==> flow/design.v <==
module fp1(sig1, sig2, exp1, exp2, sign1, sign2, signew, expnew, signnew);
input wire [10:0] sig1, sig2; 
input wire [3:0] exp1, exp2;
input wire sign1, sign2;
output wire [21:0] signew;
output wire [4:0] expnew;
output wire signnew;
assign expnew = exp1 + exp2 - 3'b111;
assign signew = sig1 * sig2;
assign signnew = sign1 ^ sign2;
endmodule
module fp2(sig, exp, sign, fp_result, under, over);
input wire [21:0] sig;
input wire [4:0] exp;
input wire sign;
output wire [15:0] fp_result;
output wire under, over;
reg [21:0] tempsig;
reg [4:0] tempexp;
reg underflow;
reg overflow;
always @(*)
begin
	if(sig[20]==1'b0)
		begin
			tempsig = sig >> 1;
			tempexp = exp + 1'b1;
		end
	else 
		begin
			tempsig = sig;
			tempexp = exp;
		end
	if (tempexp > 5'd24) underflow = 1'b1;
	else underflow = 1'b0;
	if (tempexp[4]==1) overflow = 1'b1;
	else overflow =1'b0;
end
assign fp_result = {sign, tempexp[3:0], tempsig[19:9] };
assign under = underflow;
assign over = overflow;
endmodule
module fp_mul(clk, op1, op2, result, under, over);
input wire clk;
input wire [15:0] op1, op2;
output reg [15:0] result;
output reg under, over;
reg [15:0] op1reg, op2reg;
wire [21:0] signew;
wire [4:0] expnew;
wire signnew;
wire [15:0] fp_result;
wire fp_under, fp_over;
always @(posedge clk)
begin
	op1reg <= op1;
	op2reg <= op2;
	result <= fp_result;
	under <= fp_under;
	over <= fp_over;
end
fp1 stage1(.sig1(op1reg[10:0]), .sig2(op2reg[10:0]), .exp1(op1reg[14:11]), .exp2(op2reg[14:11]),
	.sign1(op1reg[15]), .sign2(op2reg[15]), .signew(signew), .expnew(expnew), .signnew(signnew));
fp2 stage2(.sig(signew), .exp(expnew), .sign(signnew), .fp_result(fp_result), .under(fp_under), .over(fp_over));
endmodule
### Step by step through the tools: fp_mul

The steps from the RTL of fp_mul to its reports follow in flow order.
Line numbers count from 1 in the design file above.
Library cell names are shortened.
The mark n/a stands for no value.

* top module: fp_mul
* clock: clk
* library: sky130hd
* library corner: tt_025C_1v80

### Word-level counts

Counts by Yosys on the flattened word-level netlist (proc, flatten, opt, wreduce; memories kept). Register bits leave out memories and registers merged into their read ports (data or address). Print and check cells are left out. Cells with the same type and inputs are merged into one.

* mux-type cells: 4
* $mul: 1
* $add $sub $neg: 3
* bitwise gates (word level): 1
* $lt $le $gt $ge: 1

Operators with widths (count)
* multiplier 11 x 11 -> 21 bit: 1
* 2-to-1 mux 19 bit: 1
* adder 4 x 4 -> 5 bit: 1
* adder 5 x 1 -> 5 bit (second input constant): 1
* subtractor 5 x 3 -> 5 bit (second input constant): 1
* > comparator 5 bit (second input constant): 1
* 2-to-1 mux 5 bit: 1
* 2-to-1 mux 1 bit: 2
* bitwise XOR 1 bit: 1

* output and inout port bits: 18
* input port bits: 33
* flip-flop bits (word level): 50
* elaborated cells: 16

### Longest topological paths

Longest topological path by Yosys (ltp), each cell counted once; first at word level (registers and memories cut), then after technology mapping (sequential cells cut; the memories' decode and read muxes count).

* depth in word-level cells: 6
* ABC_AREA: 0
* gate-level depth with buffers: 21
* depth with buffers taken out: 19

### Netlist

Source: synth_stat.txt of the flow (Yosys; design flattened, memories mapped). It holds for the ABC_AREA given above (unset counts as 0); a run with the other value may have another netlist.
The area totals of this step are shown rounded.

Cells by type
* fa_1: count 79, total area 1.58E+03 µm²
* dfxtp_1: count 50, total area 1000.96 µm²
* ha_1: count 62, total area 775.744 µm²
* inv_1: count 109, total area 409.142 µm²
* and2_1: count 65, total area 406.64 µm²
* nand2_1: count 61, total area 228.97 µm²
* xnor2_1: count 10, total area 87.584 µm²
* clkbuf_1: count 20, total area 75.072 µm²
* xor2_1: count 7, total area 61.309 µm²
* a21oi_1: count 11, total area 55.053 µm²
* nor3_1: count 8, total area 40.038 µm²
* a21o_1: count 5, total area 37.536 µm²
* o21a_1: count 5, total area 37.536 µm²
* nand3_1: count 7, total area 35.034 µm²
* o21ai_0: count 7, total area 35.034 µm²
* a221oi_2: count 2, total area 30.029 µm²
* mux2i_1: count 3, total area 30.029 µm²
* a31o_2: count 3, total area 26.275 µm²

Other cell types: 35; their cells: 52.

* standard cells after synthesis: 566
* sequential area: 1000 µm²
* flip-flops: 50
* buffer cells: 24
* cell area after synthesis: 5400 µm²

By module: a second synthesis without flattening, with its own total; a netlist apart from the flattened one above.

* cells (unflattened synthesis): 593
* area (unflattened synthesis): 5500 µm²

Rows give one instance, submodules left out.

By module
* fp1: area 4300 µm², times used 1, sequential area 0.0 µm², cells 519
* fp_mul: area 1000 µm², times used 1, sequential area 1000 µm², cells 50
* fp2: area 240 µm², times used 1, sequential area 0.0 µm², cells 24

### Timing after synthesis

Path of least setup slack by OpenSTA after synthesis, without wires, with an ideal clock, recovery checks aside; 20% of the period is set as input and as output delay. Where synthesis merged equal registers, the netlist keeps one of their names.

* path kind: reg-to-reg
* start: reg op2reg[10]
* end: reg result[4]
* time at the first pin: 0.000 ns
* period: 5.3 ns
* library setup time: 0.079 ns
* stages: 20
* slack: -0.014 ns
* data required time: 5.221 ns
* path delay: 5.314 ns
* arrival: 5.235 ns
* path buffers: 2
* synthesis period reached: 5.314 ns

"path delay" is the arrival time less input delay plus setup time.
"stages": output pins that drive a net of the path, with the launching flip-flop's if there is one; two outputs of one cell count as two.
"synthesis period reached" is the clock period less the worst setup slack; recovery checks do not enter. This is arithmetic on one report: input and output delays are still those of the set period (20% each).
The rows between start and end are the longest chain of elaborated cells between them; the timing report does not say that the signal goes this way. Where chains are equally long, one stands for them.
A line is the first line of the expression or statement that the cell stems from. Yosys adds cells for indexed reads and writes and turns some case tables into memories.

* cells stage by stage: dfxtp_1 clkbuf_1 nand2_1 fa_1 fa_1 inv_1 fa_1 fa_1 inv_1 fa_1 inv_1 ha_1 and3_1 and3_1 o211ai_1 a21boi_1 o31ai_1 clkbuf_1 a21boi_0 a211oi_2
* length of the longest elaborated chain: 2
* elaborated cells between the ends (all ways): 2
* source lines of those cells: 2
* classes of those cells: mul (1); mux (1)

RTL lines, path after synthesis
* start: declaration: RTL line 48 `reg [15:0] op1reg, op2reg;`
* start: assignment: RTL line 57 `op2reg <= op2;`
* multiplier 11 x 11 -> 21 bit: RTL line 9 `assign signew = sig1 * sig2;`
* 2-to-1 mux 19 bit: RTL line 24 `if(sig[20]==1'b0)`
* end: assignment: RTL line 58 `result <= fp_result;`
* end: declaration: RTL line 46 `output reg [15:0] result;`

### Timing after layout

Path of least setup slack in the final report of entry A (OpenROAD, finished layout, wires in). Where an end is a register, its clock arrival counts in the times.

* path kind: reg-to-reg
* start: reg op2reg[2]
* end: reg result[4]
* slack: 0.03 ns
* time at the first pin: 0.30 ns
* data required time: 5.48 ns
* period: 5.3 ns
* arrival: 5.45 ns
* library setup time: 0.11 ns
* stages: 23
* path buffers: 5

The rows between start and end are the longest chain of elaborated cells between them; the timing report does not say that the signal goes this way. Where chains are equally long, one stands for them.

* cells stage by stage: dfxtp_2 buf_12 buf_6 nand2_4 fa_1 inv_2 fa_1 fa_1 fa_1 inv_1 fa_1 inv_2 ha_4 and3_4 and3_4 o211ai_1 a21boi_2 o31ai_2 buf_4 buf_6 buf_4 a31oi_1 a211oi_2
* length of the longest elaborated chain: 2
* elaborated cells between the ends (all ways): 2
* source lines of those cells: 2
* classes of those cells: mul (1); mux (1)

RTL lines, path post-layout
* start: declaration: RTL line 48 `reg [15:0] op1reg, op2reg;`
* start: assignment: RTL line 57 `op2reg <= op2;`
* multiplier 11 x 11 -> 21 bit: RTL line 9 `assign signew = sig1 * sig2;`
* 2-to-1 mux 19 bit: RTL line 24 `if(sig[20]==1'b0)`
* end: assignment: RTL line 58 `result <= fp_result;`
* end: declaration: RTL line 46 `output reg [15:0] result;`

Ticket comment

Design fp_mul on sky130hd. What follows are 4 stored runs of the flow, each under its own settings; their order means nothing. The constraints put input and output delay at 20% of the set period each and load the outputs with 0.01 pF.
"period achieved" means the clock period less the worst setup slack. The figure is calculated, with input and output delays left at 20% of the set period.
"time on the worst setup path": the worst setup path's part of the clock period (all of it between registers, 20% less for each end at a port) less its slack. A launch clock that arrives late makes it longer, a capture clock that arrives late makes it shorter.
"power consumption" rests on the timing tool's default activity at the inputs, not on a simulated workload.
Results are given in rounded form.

### Entry A

Settings: `CELL_PAD_IN_SITES_DETAIL_PLACEMENT=1`, `CORE_ASPECT_RATIO=0.64`, `PLACE_DENSITY=0.55`, `SETUP_SLACK_MARGIN=0.26`, `period_ns=5.3`, `CAP_MARGIN=20`, `CORE_MARGIN=2`, `CORE_UTILIZATION=40`, `SLEW_MARGIN=20`

- Standard-cell area after layout: 7200 µm²
- Utilization: 55 %
- Total die area: 14000 µm²
- Time on the worst setup path: 5.27 ns
- Kind of the worst setup path: reg-to-reg
- Period achieved: 5.275 ns
- Setup TNS: 0.000 ns
- Power consumption: 4800 µW
- Setup slack of the critical path: 0.025 ns
- Final worst hold slack: 0.42 ns
- Cell area after synthesis: 5400 µm²

### Entry B

Settings: `CELL_PAD_IN_SITES_DETAIL_PLACEMENT=0`, `CELL_PAD_IN_SITES_GLOBAL_PLACEMENT=0`, `CORE_MARGIN=7`, `CORE_UTILIZATION=57`, `CTS_CLUSTER_DIAMETER=379`, `CTS_CLUSTER_SIZE=28`, `GPL_ROUTABILITY_DRIVEN=0`, `PLACE_DENSITY_LB_ADDON=0.27`, `SETUP_SLACK_MARGIN=-0.61`, `period_ns=6.71`, `CAP_MARGIN=20`, `SLEW_MARGIN=20`

- Standard-cell area after layout: 6000 µm²
- Utilization: 66 %
- Total die area: 12000 µm²
- Time on the worst setup path: 6.03 ns
- Kind of the worst setup path: reg-to-reg
- Period achieved: 6.030 ns
- Setup TNS: 0.000 ns
- Power consumption: 2500 µW
- Setup slack of the critical path: 0.68 ns
- Final worst hold slack: 0.42 ns
- Cell area after synthesis: 5400 µm²

### Entry C

Settings: `period_ns=7.92`, `CAP_MARGIN=20`, `CORE_MARGIN=2`, `CORE_UTILIZATION=40`, `SLEW_MARGIN=20`

- Standard-cell area after layout: 6200 µm²
- Utilization: 47 %
- Total die area: 14000 µm²
- Time on the worst setup path: 5.97 ns
- Kind of the worst setup path: reg-to-reg
- Period achieved: 5.970 ns
- Setup TNS: 0.000 ns
- Power consumption: 2200 µW
- Setup slack of the critical path: 1.9 ns
- Final worst hold slack: 0.42 ns
- Cell area after synthesis: 5400 µm²

### Entry D

Settings: `ABC_AREA=0`, `CELL_PAD_IN_SITES_DETAIL_PLACEMENT=0`, `CORE_MARGIN=8`, `CORE_UTILIZATION=50`, `CTS_CLUSTER_DIAMETER=351`, `GPL_TIMING_DRIVEN=1`, `TNS_END_PERCENT=35`, `period_ns=3.19`, `CAP_MARGIN=20`, `SLEW_MARGIN=20`

- Standard-cell area after layout: 7100 µm²
- Utilization: 67 %
- Total die area: 14000 µm²
- Time on the worst setup path: 4.98 ns
- Kind of the worst setup path: reg-to-reg
- Period achieved: 4.982 ns
- Setup TNS: -29 ns
- Power consumption: 7000 µW
- Setup slack of the critical path: -1.8 ns
- Final worst hold slack: 0.43 ns
- Cell area after synthesis: 5400 µm²
